==> flow/design.v <==
module regbank (
input logic clk, regwe, regrd,
input logic [4:0] rd_addr, rs_addr, wr_addr,
input logic [15:0] write_data,
output logic [15:0] rd, rs
); 
	logic [15:0] myreg[31:0];
	always_ff @(posedge clk)
	begin
		if (regwe)
		begin 
			if (wr_addr==0) myreg[wr_addr] <= 0;
			else if (wr_addr==1) myreg[wr_addr] <= 16'h0001;
			else myreg[wr_addr] <= write_data;
		end
	end
	assign rs = (regrd)? myreg[rs_addr]:0;
	assign rd = (regrd)? myreg[rd_addr]:0;
endmodule
module signExt (input logic [4:0] data_in,
		output logic [15:0] data_out);
	assign data_out = {{12{data_in[4]}},data_in[3:0]};
endmodule
module myAlu (input logic [15:0] A, B,
		input logic alusrc, reset,
                input logic [2:0] alu_cb,
                output logic [15:0] ALUOUT,
		output logic [3:0] status);
	logic [15:0] comp;
        always_comb
        begin
		if (reset)
		begin
			status = 4'd0;
			ALUOUT = 16'd0;
			comp = 16'd0;
		end
		else if (alusrc)
		begin
			case (alu_cb)
                        3'b000: begin  
				comp = 16'd0;
				ALUOUT = $signed(A) + $signed(B);
				if (ALUOUT == 16'd0)
					status[3] = 1'b1;
				else
					status[3] = 1'b0;
				if (ALUOUT[15] == 1'b1)
					status[2] = 1'b1;
				else
					status[2] = 1'b0;
				if ((A[15]==1'b0) && (B[15]==1'b0) && (ALUOUT[15] == 1'b1))
					status[1] = 1'b1;
				else
					status[1] = 1'b0;
				if ((A[15]==1'b1) && (B[15]==1'b1) && (ALUOUT[15] == 1'b0))
					status[1] = 1'b1;
				else
					status[1] = 1'b0;
				if (A>=B)
					status[0] = 1'b1;
				else
					status[0] = 1'b0;
				end
                        3'b001: begin  
				comp = 16'd0;
				ALUOUT = $signed(A) - $signed(B);
				if (A == B)
					status[3] = 1'b1;
				else
					status[3] = 1'b0;
				if (ALUOUT[15] == 1'b1)
					status[2] = 1'b1;
				else
					status[2] = 1'b0;
				if ((A[15]==1'b0) && (B[15]==1'b1) && (ALUOUT[15] == 1'b1))
					status[1] = 1'b1;
				else
					status[1] = 1'b0;
				if ((A[15]==1'b1) && (B[15]==1'b0) && (ALUOUT[15] == 1'b0))
					status[1] = 1'b1;
				else
					status[1] = 1'b0;
				if (A>=B)
					status[0] = 1'b1;
				else
					status[0] = 1'b0;
				end
			3'b010: begin  
				comp = 16'd0;
				ALUOUT = A&B;
				status[1] = 1'b0;
				if (ALUOUT == 16'd0)
					status[3] = 1'b1;
				else
					status[3] = 1'b0;
				if (ALUOUT[15] == 1'b1)
					status[2] = 1'b1;
				else
					status[2] = 1'b0;
				if (A>=B)
					status[0] = 1'b1;
				else
					status[0] = 1'b0;
				end
			3'b011: begin  
				comp = 16'd0;
				ALUOUT = A|B;
				status[1] = 1'b0;
				if (ALUOUT == 16'd0)
					status[3] = 1'b1;
				else
					status[3] = 1'b0;
				if (ALUOUT[15] == 1'b1)
					status[2] = 1'b1;
				else
					status[2] = 1'b0;
				if (A>=B)
					status[0] = 1'b1;
				else
					status[0] = 1'b0;
				end
			3'b100: begin  
				comp = 16'd0;
				ALUOUT = ~B;
				status[1] = 1'b0;
				status[0] = 1'b0;
				if (ALUOUT == 16'd0)
					status[3] = 1'b1;
				else
					status[3] = 1'b0;
				if (ALUOUT[15] == 1'b1)
					status[2] = 1'b1;
				else
					status[2] = 1'b0;
				end
			3'b101: begin
				ALUOUT = 16'd0;  
				comp = $signed(A) - $signed(B);
				if (A == B)
					status[3] = 1'b1;
				else
					status[3] = 1'b0;
				if (comp[15] == 1'b1)
					status[2] = 1'b1;
				else
					status[2] = 1'b0;
				if ((A[15]==1'b0) && (B[15]==1'b1) && (comp[15] == 1'b1))
					status[1] = 1'b1;
				else
					status[1] = 1'b0;
				if ((A[15]==1'b1) && (B[15]==1'b0) && (comp[15] == 1'b0))
					status[1] = 1'b1;
				else
					status[1] = 1'b0;
				if (A>=B)
					status[0] = 1'b1;
				else
					status[0] = 1'b0;
				end
			default: begin
				ALUOUT = 16'd0;
				comp = 16'd0;
				status = 4'd0;
				end
			endcase
		end
		else 
		begin
			ALUOUT = 16'd0;
			comp = 16'd0;
			status = 4'd0;
                end
	end
endmodule
module datapath(
input logic clk, reg_we,alusrc,reg_rd,lw_add_e,sw_add_e, lwi, w0, w1, reset,
input logic [2:0] alu_cb,
input logic [4:0] lw_addr, sw_addr_d, sw_addr_s,
input wire [15:0] ins,
input  wire [15:0] data_in,
input logic [6:0] mem_addr,
output logic ri,
output logic [6:0] addr,
output logic [6:0] daddr,
output logic [15:0] data,
output logic [3:0] status
);
logic [15:0] rd, rs, aluout, rs_reg, rs_im, reg_in;
logic [4:0] rbank_wr,rd_addr,rs_addr;
regbank my_reg(.clk(clk), .regwe(reg_we), .regrd(reg_rd), .rd_addr(rd_addr), .rs_addr(rs_addr), .wr_addr(rbank_wr), .write_data(reg_in), .rd(rd), .rs(rs_reg) );
myAlu alu(.A(rd), .B(rs), .alusrc(alusrc), .reset(reset), .alu_cb(alu_cb), .ALUOUT(aluout), .status(status[3:0]));
signExt sign(.data_in(ins[5:1]), .data_out(rs_im));
assign rs = (ins[11])? rs_im : rs_reg; 
assign addr = mem_addr;
assign daddr = (lw_add_e||sw_add_e) ? (rs_reg[6:0]):7'b0;
always_comb
begin
	if (lwi)
	begin
		reg_in = ins[15:0];
	end
	else if (lw_add_e)
	begin
		reg_in = data_in[15:0];
	end
	else
	begin
		reg_in = aluout;
	end
	if (w0) rbank_wr = 0;
	else if (w1) rbank_wr = 5'b00001;
	else if (lwi) rbank_wr = lw_addr;
	else rbank_wr = ins[10:6];
	if (sw_add_e)
	begin
		rd_addr = sw_addr_d;
		rs_addr = sw_addr_s;
		data = rd[15:0];
		ri = 1'b0;
	end
	else
	begin
		rd_addr = ins[10:6];
		rs_addr = ins[5:1];
		data = 16'b0;
		ri = 1'b1;
	end
end
endmodule
module control(
input logic start, clk, reset, 
input logic [3:0] status,
input wire [15:0] ins, 
output logic [2:0] alu_cb,
output logic [4:0] lw_addr, sw_addr_d, sw_addr_s,
output logic [6:0] mem_addr,
output logic mem_we,reg_we,alusrc,reg_rd,lw_add_e,sw_add_e,lwi,done,w0,w1);
	logic [6:0] pc,ra;
	logic lwe,swe,swd,go,stop, lwei,lw_add_ei,mem_rd;
	logic [3:0] status_int;
	typedef enum logic [3:0] {s0, s1, s2, s3, s4, s5, s6, s7,s8,s9,s10,s11} statetype;
        statetype state, nextstate;
	always_ff @(posedge clk)
	begin
		if (reset)  state <= s0;
		else if (start) state <= s1;
		else if (go) state <= nextstate;
	end
	always_comb
        begin
                case (state)
                        s0: begin
				if(start) nextstate = s1;
				else nextstate = s0;
			    end
                        s1: nextstate = s2;
			s2: nextstate = s3;
			s3: nextstate = s5;
                        s4: begin 
				if(lwei) nextstate = s6;
				else if(lwe) nextstate = s8;
				else if (stop) nextstate = s9;
				else nextstate = s5;
			    end
			s5: nextstate = s4;
			s6: nextstate = s7;
			s7: nextstate = s10;
			s8: nextstate = s11;
                        s9: begin
				if (start) nextstate = s1; 
				else nextstate = s9;
			    end
			s10: nextstate = s11;
			s11: nextstate = s4;
			default: nextstate = s0;
                endcase
        end
	always_ff @(posedge clk)
	begin
	if (nextstate == s0)
	begin 
		go <= 1'b0;
		done <= 1'b0;
		stop <= 1'b0;
		alusrc <= 1'b0;
		reg_we <= 1'b0;
		lwe <= 1'b0;
		swe <= 1'b0;
		mem_rd <= 1'b1;
		reg_rd <= 1'b0;
		w0 <= 1'b0;
		w1 <= 1'b0;
		lw_add_e <= 1'b0;
		sw_add_e <= 1'b0;
		lwi <= 1'b0;
		lwei <= 1'b0;
		swd <= 1'b0;
		alu_cb <= 3'b0;
		lw_addr <= 4'b0;
		sw_addr_d <= 4'b0;
		sw_addr_s <= 4'b0;
		lw_add_ei <= 1'b0;
		pc <= 7'd0;
		ra <= 7'd0;
		status_int <= 4'b0;
	end
	else if (nextstate == s1)
	begin
		go <= 1'b1;
		done <= 1'b0;
		reg_rd <= 1'b1;
	end
	else if (nextstate == s2)
	begin
		w0 <= 1'b1;
		reg_we <= 1'b1;
	end
	else if (nextstate == s3)
	begin
		w0 <= 1'b0;
		w1 <= 1'b1;
		mem_rd <= 1'b1;
		reg_we <= 1'b1;
	end
	else if (nextstate == s4)
	begin
		reg_we <= 1'b0;
		mem_rd <= 1'b1;
		alusrc <= 1'b0;
		status_int <= status;
		if (lwe)
			begin
			reg_we <= 1'b1;
			end	
	end
	else if (nextstate == s5)
	begin
	w1 <= 1'b0;
	case (ins[15:12])
	4'd0: begin	
		alusrc <= 1'b0;
		reg_we <= 1'b0;
		lwe <= 1'b0;
		swe <= 1'b0;
		mem_rd <= 1'b1;
		reg_rd <= 1'b1;
		lwi <= 1'b0;
		if (ins[0])
		begin	
			stop <= 1'b1;
			pc <= pc;
		end
		else
			pc <= pc + 1;
	     end
	4'd1: begin
		alu_cb <= 3'b0;
		alusrc <= 1'b1;
		reg_we <= 1'b1;
		lwi <= 1'b0;
		lwe <= 1'b0;
		swe <= 1'b0;
		lw_add_e <= 1'b0;
		sw_add_e <= 1'b0;
		pc <= pc + 1;
	     end
	4'd2: begin
		alu_cb <= 3'b001;
		alusrc <= 1'b1;
		reg_we <= 1'b1;
		lwi <= 1'b0;
		lwe <= 1'b0;
		swe <= 1'b0;
		lw_add_e <= 1'b0;
		sw_add_e <= 1'b0;
		pc <= pc + 1;
	     end
	4'd3: begin
		alu_cb <= 3'b010;
		alusrc <= 1'b1;
		reg_we <= 1'b1;
		lwi <= 1'b0;
		lwe <= 1'b0;
		swe <= 1'b0;
		lw_add_e <= 1'b0;
		sw_add_e <= 1'b0;
		pc <= pc + 1;
	     end
	4'd4: begin
		alu_cb <= 3'b011;
		alusrc <= 1'b1;
		reg_we <= 1'b1;
		lwi <= 1'b0;
		lwe <= 1'b0;
		swe <= 1'b0;
		lw_add_e <= 1'b0;
		sw_add_e <= 1'b0;
		pc <= pc + 1;
	     end
	4'd5: begin
		alu_cb <= 3'b100;
		alusrc <= 1'b1;
		reg_we <= 1'b1;
		lwi <= 1'b0;
		lwe <= 1'b0;
		swe <= 1'b0;
		lw_add_e <= 1'b0;
		sw_add_e <= 1'b0;
		pc <= pc + 1;
	     end 
	4'd6: begin
		alu_cb <= 3'b101;
		alusrc <= 1'b1;
		reg_we <= 1'b0;
		lwi <= 1'b0;
		lwe <= 1'b0;
		swe <= 1'b0;
		lw_add_e <= 1'b0;
		sw_add_e <= 1'b0;
		pc <= pc + 1;
	     end
	4'd7:begin
		alusrc <= 1'b0;
		reg_we <= 1'b0;
		sw_add_e <= 1'b0;
		swe <= 1'b0;
		lw_addr <= ins[10:6];
		if (ins[11])
		begin 
		lwei <= 1'b1;
		pc <= pc+1;
		end
		else
		begin
		lw_add_e <= 1'b1;
		lwei <= 1'b0;
		lwe <= 1'b1;
		pc <= pc;
		end
	   end
	4'd8:begin
		sw_addr_d <= ins[10:6];
		sw_addr_s <= ins[5:1];
		alusrc <= 1'b0;
		reg_we <= 1'b0;
		lw_add_e <= 1'b0;
		sw_add_e <= 1'b1;
		lwe <= 1'b0;
		lwi <= 1'b0;
		pc <= pc + 1;
	   end
	4'd9: begin
		alusrc <= 1'b0;
		reg_we <= 1'b0;
		lwe <= 1'b0;
		swe <= 1'b0;
		lwi <= 1'b0;
		lw_add_e <= 1'b0;
		sw_add_e <= 1'b0;
		pc <= ins[7:1];
	     end
	4'd10: begin
		alusrc <= 1'b0;
		reg_we <= 1'b0;
		lwi <= 1'b0;
		lwe <= 1'b0;
		swe <= 1'b0;
		lw_add_e <= 1'b0;
		sw_add_e <= 1'b0;
		if (status_int[3])
		pc <= ins[7:1];
		else pc <= pc + 1;
	     end
	4'd11: begin
		alusrc <= 1'b0;
		reg_we <= 1'b0;
		lwi <= 1'b0;
		lwe <= 1'b0;
		swe <= 1'b0;
		lw_add_e <= 1'b0;
		sw_add_e <= 1'b0;
		if (status_int[3] == 1'b0)
		pc <= ins[7:1];
		else pc <= pc + 1;
	     end
	4'd12: begin
		alusrc <= 1'b0;
		reg_we <= 1'b0;
		lwi <= 1'b0;
		lwe <= 1'b0;
		swe <= 1'b0;
		lw_add_e <= 1'b0;
		sw_add_e <= 1'b0;
		if (status_int[0])
		pc <= ins[7:1];
		else pc <= pc + 1;
	     end
	4'd13: begin
		alusrc <= 1'b0;
		reg_we <= 1'b0;
		lwi <= 1'b0;
		lwe <= 1'b0;
		swe <= 1'b0;
		lw_add_e <= 1'b0;
		sw_add_e <= 1'b0;
		if (status_int[2])
		pc <= ins[7:1];
		else pc <= pc + 1;
	     end
	4'd14: begin
		alusrc <= 1'b0;
		reg_we <= 1'b0;
		lwi <= 1'b0;
		lwe <= 1'b0;
		swe <= 1'b0;
		lw_add_e <= 1'b0;
		sw_add_e <= 1'b0;
		ra <= pc+1;
		pc <= ins[7:1];
	     end
	4'd15: begin
		alusrc <= 1'b0;
		reg_we <= 1'b0;
		lwi <= 1'b0;
		lwe <= 1'b0;
		swe <= 1'b0;
		lw_add_e <= 1'b0;
		sw_add_e <= 1'b0;
		pc <= ra;
	     end
	endcase
	end		
	else if (nextstate == s6)
	begin
		lwei <= 1'b0;		 
	end
	else if (nextstate == s7)
	begin
		lwi <= 1'b1;
		reg_we <= 1'b1;		 
	end
	else if (nextstate == s10)
	begin
		lwi <= 1'b0;
		reg_we <= 1'b0;
		pc <= pc + 1;
	end
	else if (nextstate == s8)
	begin
		lwe <= 1'b0;
		reg_we <= 1'b0;
		lw_add_e <= 1'b0;
		pc <= pc + 1;
	end
	else if (nextstate == s9)
	begin
		go <= 1'b0;
		lw_add_e <= 1'b0;
		sw_add_e <= 1'b0;
		swd <= 1'b0;
		alusrc <= 1'b0;
		reg_we <= 1'b0;
		lwe <= 1'b0;
		swe <= 1'b0;
		mem_rd <= 1'b0;
		reg_rd <= 1'b0;
		stop <= 1'b0;
		done <= 1'b1;
	end
	end
	assign mem_we=(mem_rd)?1'b1:1'b0;
	assign mem_addr = pc;
endmodule
module risc16_core (
input  logic        clk, reset, start,
output logic        done,
output logic [6:0]  imem_addr,
input  logic [15:0] imem_rdata,
output logic [6:0]  dmem_addr,
output logic        dmem_we,
output logic [15:0] dmem_wdata,
input  logic [15:0] dmem_rdata
);
logic mem_we,reg_we,alusrc,reg_rd,lw_add_e,sw_add_e,lwi,w0,w1,ri;
logic [3:0] status;
logic [6:0] c_mem_addr,d_addr,daddr_in;
logic [15:0] ins, rdata_in;
logic [2:0] alu_cb;
logic [4:0] lw_addr,sw_addr_d, sw_addr_s;
assign ins = imem_rdata;
assign imem_addr = d_addr;
assign dmem_addr = daddr_in;
assign dmem_we = ~ri;
assign dmem_wdata = rdata_in;
control cb(.start(start), .clk(clk), .reset(reset), .status(status), .ins(ins), .alu_cb(alu_cb), .mem_addr(c_mem_addr), .mem_we(mem_we),.reg_we(reg_we),.alusrc(alusrc),.reg_rd(reg_rd),.lw_add_e(lw_add_e),.sw_add_e(sw_add_e),.lwi(lwi),.done(done), .w0(w0), .w1(w1), .lw_addr(lw_addr), .sw_addr_d(sw_addr_d), .sw_addr_s(sw_addr_s));
datapath dp(.clk(clk), .reg_we(reg_we), .alusrc(alusrc), .reg_rd(reg_rd), .lw_add_e(lw_add_e), .sw_add_e(sw_add_e), .lwi(lwi), .alu_cb(alu_cb), .mem_addr(c_mem_addr), .ins(ins), .addr(d_addr), .data(rdata_in), .status(status), .w0(w0), .w1(w1), .reset(reset), .lw_addr(lw_addr), .data_in(dmem_rdata), .daddr(daddr_in), .ri(ri), .sw_addr_d(sw_addr_d), .sw_addr_s(sw_addr_s));
endmodule
--- tool output ---
* Reports on risc16_core
Module risc16_core before and after one edit of its RTL, step after step.
Lines under "unedited" count in the file above, lines under "edited" in the edited file.
"difference": "edited" minus "unedited" as printed here. "relative change": 100 x difference / "unedited".
Cell names lack the library's common part.
The mark - stands for no value.
- Top module :: risc16_core
- Clock :: clk
- Cell library :: sky130hd
- Timing corner :: tt_025C_1v80

* The edit
Unified diff, file above to edited file.
The edited RTL no longer does the same as the RTL above: the edit was made by script, with no optimisation intended.
#+begin_src diff
@@ -589,5 +589,7 @@
 logic [2:0] alu_cb;
 logic [4:0] lw_addr,sw_addr_d, sw_addr_s;
-assign ins = imem_rdata;
+reg [15:0] ins_ff;
+always @(posedge clk) ins_ff <= imem_rdata;
+assign ins = ins_ff;
 assign imem_addr = d_addr;
 assign dmem_addr = daddr_in;
#+end_src

* Word-level counts
Counts by Yosys on the flattened word-level netlist (proc, flatten, opt, wreduce; memories kept). Register bits leave out memories and registers merged into their read ports (data or address). Print and check cells are left out.
Yosys's memory passes give these memory sizes; they may raise the number of words (mostly to a power of two), join words into wider ones and drop unused or constant bits.
** Bit counts
- bits in registers :: unedited 53, edited 69, difference +16, relative change +30.19%
- bits in writable memories :: unedited 512, edited 512, difference 0, relative change 0.00%
- memory cells :: unedited 1, edited 1, difference 0, relative change 0.00%
- bits of input ports :: unedited 35, edited 35, difference 0, relative change 0.00%
- cells after elaboration :: unedited 305, edited 306, difference +1, relative change +0.33%
** Cells by class
- add/subtract/negate cells :: unedited 3, edited 3, difference 0, relative change 0.00%
- $lt $le $gt $ge :: unedited 1, edited 1, difference 0, relative change 0.00%
- equality and inequality tests :: unedited 76, edited 76, difference 0, relative change 0.00%
- mux-type cells :: unedited 124, edited 124, difference 0, relative change 0.00%
- bitwise logic cells :: unedited 17, edited 17, difference 0, relative change 0.00%
- reductions and logical operators :: unedited 61, edited 61, difference 0, relative change 0.00%
** Memory list
- words x width with read and write ports :: unedited dp.my_reg.myreg 32x16 r2 w1, edited dp.my_reg.myreg 32x16 r2 w1
Unchanged operator kinds not shown: 62.

* Depth
Longest topological path by Yosys (ltp), each cell counted once; first at word level (registers and memories cut), then after technology mapping (sequential cells cut; the memories' decode and read muxes count).
** Logic depth
- depth in word-level cells :: unedited 15, edited 15, difference 0, relative change 0.00%
- ABC_AREA :: unedited 0, edited 0
- gate-level depth with buffers :: unedited 29, edited 30, difference +1, relative change +3.45%

* After synthesis
Source: synth_stat.txt of the flow (Yosys; design flattened, memories mapped). It holds for the ABC_AREA given above (unset counts as 0); a run with the other value may have another netlist.
** Cell types
- nand3_1 :: unedited 154, edited 98, difference -56, relative change -36.36%
- nor2_1 :: unedited 167, edited 211, difference +44, relative change +26.35%
- clkbuf_1 :: unedited 122, edited 92, difference -30, relative change -24.59%
- nand2_1 :: unedited 519, edited 491, difference -28, relative change -5.39%
- mux2i_1 :: unedited 66, edited 94, difference +28, relative change +42.42%
- dfxtp_1 :: unedited 63, edited 79, difference +16, relative change +25.40%
- o21ai_0 :: unedited 80, edited 65, difference -15, relative change -18.75%
- nor3_1 :: unedited 39, edited 54, difference +15, relative change +38.46%
- o221ai_1 :: unedited 19, edited 5, difference -14, relative change -73.68%
- and2_1 :: unedited 40, edited 27, difference -13, relative change -32.50%
- o22ai_1 :: unedited 19, edited 31, difference +12, relative change +63.16%
- buf_4 :: unedited 6, edited 17, difference +11, relative change +183.33%
- a21boi_0 :: unedited 5, edited 15, difference +10, relative change +200.00%
- a211oi_1 :: unedited 105, edited 97, difference -8, relative change -7.62%
- buf_2 :: unedited 68, edited 76, difference +8, relative change +11.76%
- nor2b_1 :: unedited 51, edited 59, difference +8, relative change +15.69%
- a21oi_1 :: unedited 155, edited 148, difference -7, relative change -4.52%
- and3_1 :: unedited 25, edited 32, difference +7, relative change +28.00%
Unchanged cell types not shown: 16.
The list need not be complete.
** Synthesis totals
- standard cells after synthesis :: unedited 2934, edited 2943, difference +9, relative change +0.31%
- cell area after synthesis (um^2) :: unedited 32384.8, edited 32972.9, difference +588.1, relative change +1.82%
- sequential part of the area (um^2) :: unedited 16636.0, edited 16956.3, difference +320.3, relative change +1.93%
- mapped flip-flops :: unedited 575, edited 591, difference +16, relative change +2.78%
- buffers :: unedited 230, edited 226, difference -4, relative change -1.74%
The figures by module come from a second, unflattened synthesis with its own total; it is not the netlist above.
** Second synthesis, totals
- cells (unflattened synthesis) :: unedited 2133, edited 2149, difference +16, relative change +0.75%
- area total of the unflattened synthesis (um^2) :: unedited 31417.6, edited 31737.9, difference +320.3, relative change +1.02%
Rows give one instance, submodules left out.
** By module, unedited
- regbank :: times used 1, cells 1209, area 24323.3 um^2, seq. area 15374.7 um^2
- control :: times used 1, cells 372, area 3128.0 um^2, seq. area 1221.2 um^2
- myAlu :: times used 1, cells 407, area 2813.9 um^2, seq. area 0.0 um^2
- datapath :: times used 1, cells 128, area 1028.5 um^2, seq. area 0.0 um^2
- signExt :: times used 1, cells 16, area 120.1 um^2, seq. area 0.0 um^2
- risc16_core :: times used 1, cells 1, area 3.8 um^2, seq. area 0.0 um^2
** By module, edited
- regbank :: times used 1, cells 1209, area 24323.3 um^2, seq. area 15374.7 um^2
- control :: times used 1, cells 372, area 3128.0 um^2, seq. area 1221.2 um^2
- myAlu :: times used 1, cells 407, area 2813.9 um^2, seq. area 0.0 um^2
- datapath :: times used 1, cells 128, area 1028.5 um^2, seq. area 0.0 um^2
- risc16_core :: times used 1, cells 17, area 324.1 um^2, seq. area 320.3 um^2
- signExt :: times used 1, cells 16, area 120.1 um^2, seq. area 0.0 um^2

* Timing after synthesis
Source: OpenSTA report_checks on the synthesized netlist (no wires, ideal clock, input and output delay 20% of the period each), path of least setup slack; recovery checks are left aside. Register names are those of the netlist, which keeps one name where synthesis merged equal registers.
** Timing after synthesis
- kind :: unedited input to register, edited register to register
- start :: unedited input imem_rdata[6], edited register cb.sw_add_e
- end :: unedited memory dp.my_reg.myreg[0][6], edited memory dp.my_reg.myreg[0][9]
- period (ns) :: unedited 7.0, edited 7.0, difference 0.0, relative change 0.00%
- launch time at the first pin (ns) :: unedited 1.400, edited 0.000, difference -1.400, relative change -100.00%
- arrival time (ns) :: unedited 6.615, edited 6.192, difference -0.423, relative change -6.39%
- slack (ns) :: unedited -0.082, edited 0.317, difference +0.399
- path delay (ns) :: unedited 5.682, edited 6.683, difference +1.001, relative change +17.62%
- driving pins on the path :: unedited 21, edited 23, difference +2, relative change +9.52%
- path buffers :: unedited 5, edited 7, difference +2, relative change +40.00%
- synthesis period reached (ns) :: unedited 7.082, edited 6.683, difference -0.399, relative change -5.63%
"path delay" = arrival - input delay + setup time.
"driving pins on the path": output pins that drive a net of the path, with the launching flip-flop's if there is one; two outputs of one cell count as two.
"synthesis period reached" is the clock period less the worst setup slack; recovery checks do not enter. This is arithmetic on one report: input and output delays are still those of the set period (20% each).
Between the ends stands the longest chain of elaborated cells between them, by number of cells; it is not shown to be the way that was timed. Of several equally long chains one is given.
Each line given opens the expression or statement behind the cell; cells for indexed reads and writes are added by Yosys, which also makes memories of some case tables.
The chain passes a memory read, where the word-level depth is cut; so it can be longer than that depth.
At most two assigning lines are given for a register; there are more.
unedited: The path ends at the data pin of a flip-flop with enable; ways to the enable are not counted.
Between the ends, after synthesis, unedited:
- Cells stage by stage :: mux2i_1 -> buf_2 -> buf_2 -> buf_2 -> buf_2 -> mux4_2 -> nand2_1 -> nand3_1 -> a31oi_1 -> nor2b_1 -> ha_1 -> clkbuf_1 -> nor2b_1 -> o21a_1 -> or2_2 -> a21oi_1 -> o21bai_1 -> o221ai_1 -> a221o_1 -> a221oi_1 -> a211oi_1
- Cells in the longest elaborated chain :: 13
- Elaborated cells between the ends (all ways) :: 28
- Classes of those cells :: add/sub: 2; eq/ne: 1; mux: 21; logic: 2; reduce/logical: 1; memory: 1
** Ends and longest elaborated chain, after synthesis, unedited
- start, declared :: line 579 : input  logic [15:0] imem_rdata,
- 5-bit two-way mux :: line 215 : if (sw_add_e)
- memory 32 x 16 bit :: line 7 : logic [15:0] myreg[31:0];
- 16-bit two-way mux :: line 18 : assign rd = (regrd)? myreg[rd_addr]:0;
- 16-bit subtractor :: line 67 : ALUOUT = $signed(A) - $signed(B);
- 16-bit parallel mux with 5-bit select :: line 40 : case (alu_cb)
- 16-bit two-way mux :: line 38 : else if (alusrc)
- 16-bit two-way mux :: line 32 : if (reset)
- 16-bit two-way mux :: line 203 : else if (lw_add_e)
- 16-bit two-way mux :: line 199 : if (lwi)
- 16-bit two-way mux :: line 13 : else if (wr_addr==1) myreg[wr_addr] <= 16'h0001;
- 16-bit two-way mux :: line 12 : if (wr_addr==0) myreg[wr_addr] <= 0;
- 16-bit two-way mux :: line 10 : if (regwe)
- 16-bit two-way mux
- end, declared :: line 7
Between the ends, after synthesis, edited:
- Cells stage by stage :: dfxtp_1 -> buf_6 -> buf_6 -> mux2i_1 -> buf_2 -> buf_2 -> buf_2 -> buf_2 -> mux4_2 -> nand2_1 -> nand3_1 -> a31oi_1 -> nor2_1 -> ha_1 -> clkbuf_1 -> a21oi_1 -> nand2b_1 -> a221oi_1 -> a21o_1 -> a21oi_1 -> xnor2_1 -> a221oi_1 -> a311oi_1
- Cells in the longest elaborated chain :: 14
- Elaborated cells between the ends (all ways) :: 20
- Classes of those cells :: add/sub: 2; mux: 14; logic: 3; memory: 1
** Ends and longest elaborated chain, after synthesis, edited
- start, declared :: line 238 : output logic mem_we,reg_we,alusrc,reg_rd,lw_add_e,sw_add_e,lwi,done,w0,w1);
- start, assigned :: line 295 : sw_add_e <= 1'b0;
- start, assigned :: line 365 : sw_add_e <= 1'b0;
- 5-bit two-way mux :: line 215 : if (sw_add_e)
- memory 32 x 16 bit :: line 7 : logic [15:0] myreg[31:0];
- 16-bit two-way mux :: line 17 : assign rs = (regrd)? myreg[rs_addr]:0;
- 16-bit two-way mux :: line 194 : assign rs = (ins[11])? rs_im : rs_reg;
- 16-bit subtractor :: line 67 : ALUOUT = $signed(A) - $signed(B);
- 16-bit parallel mux with 5-bit select :: line 40 : case (alu_cb)
- 16-bit two-way mux :: line 38 : else if (alusrc)
- 16-bit two-way mux :: line 32 : if (reset)
- 16-bit two-way mux :: line 203 : else if (lw_add_e)
- 16-bit two-way mux :: line 199 : if (lwi)
- 16-bit two-way mux :: line 13 : else if (wr_addr==1) myreg[wr_addr] <= 16'h0001;
- 16-bit two-way mux :: line 12 : if (wr_addr==0) myreg[wr_addr] <= 0;
- 16-bit two-way mux :: line 10 : if (regwe)
- 16-bit two-way mux
- end, declared :: line 7

* Timing after layout
Path of least setup slack in the final report of the runs of pair A (OpenROAD, finished layout, wires in). Where an end is a register, its clock arrival counts in the times.
** Timing post-layout
- kind :: unedited input to output, edited register to register
- start :: unedited input imem_rdata[7], edited register cb.sw_add_e
- end :: unedited output dmem_wdata[12], edited memory dp.my_reg.myreg[24][15]
- period (ns) :: unedited 7.0, edited 7.0, difference 0.0, relative change 0.00%
- launch time at the first pin (ns) :: unedited 1.40, edited 0.61, difference -0.79, relative change -56.43%
- arrival time (ns) :: unedited 5.36, edited 6.94, difference +1.58, relative change +29.48%
- slack (ns) :: unedited 0.24, edited 0.40, difference +0.16
- driving pins on the path :: unedited 15, edited 21, difference +6, relative change +40.00%
- path buffers :: unedited 5, edited 2, difference -3, relative change -60.00%
Between the ends stands the longest chain of elaborated cells between them, by number of cells; it is not shown to be the way that was timed. Of several equally long chains one is given.
The chain passes a memory read, where the word-level depth is cut; so it can be longer than that depth.
At most two assigning lines are given for a register; there are more.
Between the ends, post-layout, unedited:
- Cells stage by stage :: clkdlybuf4s50_1 -> nor2b_1 -> a21oi_4 -> buf_12 -> buf_12 -> buf_4 -> mux4_2 -> nand2_1 -> and3_1 -> a311oi_1 -> a31oi_1 -> nor2b_1 -> inv_1 -> nor2_1 -> clkdlybuf4s50_1
- Cells in the longest elaborated chain :: 4
- Elaborated cells between the ends (all ways) :: 4
- RTL lines with such cells :: 3
- Classes of those cells :: mux: 3; memory: 1
** Ends and longest elaborated chain, post-layout, unedited
- start, declared :: line 579 : input  logic [15:0] imem_rdata,
- 5-bit two-way mux :: line 215 : if (sw_add_e)
- memory 32 x 16 bit :: line 7 : logic [15:0] myreg[31:0];
- 16-bit two-way mux :: line 18 : assign rd = (regrd)? myreg[rd_addr]:0;
- 16-bit two-way mux :: line 215
- end, declared :: line 582 : output logic [15:0] dmem_wdata,
Between the ends, post-layout, edited:
- Cells stage by stage :: dfxtp_4 -> buf_4 -> nand2b_1 -> o22ai_1 -> a41o_1 -> a2111oi_0 -> a31oi_1 -> a21oi_1 -> o21a_1 -> inv_1 -> ha_1 -> o21ai_0 -> a221oi_1 -> a221o_1 -> a311o_1 -> a21oi_1 -> xnor2_1 -> a211oi_1 -> a2bb2oi_1 -> o21ai_2 -> buf_12
- Cells in the longest elaborated chain :: 14
- Elaborated cells between the ends (all ways) :: 20
- Classes of those cells :: add/sub: 2; mux: 14; logic: 3; memory: 1
** Ends and longest elaborated chain, post-layout, edited
- start, declared :: line 238 : output logic mem_we,reg_we,alusrc,reg_rd,lw_add_e,sw_add_e,lwi,done,w0,w1);
- start, assigned :: line 295 : sw_add_e <= 1'b0;
- start, assigned :: line 365 : sw_add_e <= 1'b0;
- 5-bit two-way mux :: line 215 : if (sw_add_e)
- memory 32 x 16 bit :: line 7 : logic [15:0] myreg[31:0];
- 16-bit two-way mux :: line 17 : assign rs = (regrd)? myreg[rs_addr]:0;
- 16-bit two-way mux :: line 194 : assign rs = (ins[11])? rs_im : rs_reg;
- 16-bit subtractor :: line 67 : ALUOUT = $signed(A) - $signed(B);
- 16-bit parallel mux with 5-bit select :: line 40 : case (alu_cb)
- 16-bit two-way mux :: line 38 : else if (alusrc)
- 16-bit two-way mux :: line 32 : if (reset)
- 16-bit two-way mux :: line 203 : else if (lw_add_e)
- 16-bit two-way mux :: line 199 : if (lwi)
- 16-bit two-way mux :: line 13 : else if (wr_addr==1) myreg[wr_addr] <= 16'h0001;
- 16-bit two-way mux :: line 12 : if (wr_addr==0) myreg[wr_addr] <= 0;
- 16-bit two-way mux :: line 10 : if (regwe)
- 16-bit two-way mux
- end, declared :: line 7

* Layout results
Both versions went through the flow (Yosys, OpenROAD) with the same settings in each pair. Constraints: input delay and output delay 20% of the set period each, output load 0.01 pF.
Flow settings, pair A:
- CORE_UTILIZATION :: 40
- period_ns :: 7.0
- CAP_MARGIN :: 20
- CORE_MARGIN :: 2
- SLEW_MARGIN :: 20
** Results, pair A
- chip area in the Yosys report (um^2) :: unedited 32384.8, edited 32972.9, difference +588.1, relative change +1.82%
- overall die area (um^2) :: unedited 83255.3, edited 84745.0, difference +1489.7, relative change +1.79%
- standard-cell area after layout (um^2) :: unedited 37955.2, edited 37728.7, difference -226.5, relative change -0.60%
- post-layout utilization (%) :: unedited 47.3, edited 46.1, difference -1.2
- setup slack of the worst path (ns) :: unedited 0.237, edited 0.404, difference +0.167
- total negative setup slack (ns) :: unedited 0.000, edited 0.000, difference 0.000
- worst hold slack in the final report (ns) :: unedited 0.454, edited 0.465, difference +0.011
- total power of the final layout (uW) :: unedited 8473, edited 9966, difference +1493, relative change +17.62%
- period achieved (ns) :: unedited 6.763, edited 6.596, difference -0.167, relative change -2.47%
Flow settings, pair B:
- ABC_AREA :: 0
- CELL_PAD_IN_SITES_DETAIL_PLACEMENT :: 1
- CORE_ASPECT_RATIO :: 1.31
- CORE_UTILIZATION :: 48
- GPL_ROUTABILITY_DRIVEN :: 0
- GPL_TIMING_DRIVEN :: 1
- HOLD_SLACK_MARGIN :: -0.09
- MIN_ROUTING_LAYER :: met1
- PLACE_DENSITY :: 0.48
- SETUP_SLACK_MARGIN :: -0.42
- SLEW_MARGIN :: 5
- TNS_END_PERCENT :: 10
- period_ns :: 6.38
- CAP_MARGIN :: 20
- CORE_MARGIN :: 2
** Results, pair B
- chip area in the Yosys report (um^2) :: unedited 32384.8, edited 32972.9, difference +588.1, relative change +1.82%
- overall die area (um^2) :: unedited 69581.1, edited 70824.3, difference +1243.2, relative change +1.79%
- standard-cell area after layout (um^2) :: unedited 38604.5, edited 37571.0, difference -1033.5, relative change -2.68%
- post-layout utilization (%) :: unedited 57.5, edited 54.9, difference -2.6
- setup slack of the worst path (ns) :: unedited -0.170, edited -0.223, difference -0.053
- total negative setup slack (ns) :: unedited -4.036, edited -3.310, difference +0.726
- worst hold slack in the final report (ns) :: unedited 0.468, edited 0.460, difference -0.008
- total power of the final layout (uW) :: unedited 9299, edited 10906, difference +1607, relative change +17.28%
- period achieved (ns) :: unedited 6.550, edited 6.603, difference +0.053, relative change +0.81%
By "period achieved" is meant the clock period of the run minus its worst setup slack. This is arithmetic on one report: input and output delays are still those of the set period (20% each).
"total power of the final layout" is the tool's figure for a default switching activity; nothing was simulated.
--- end ---
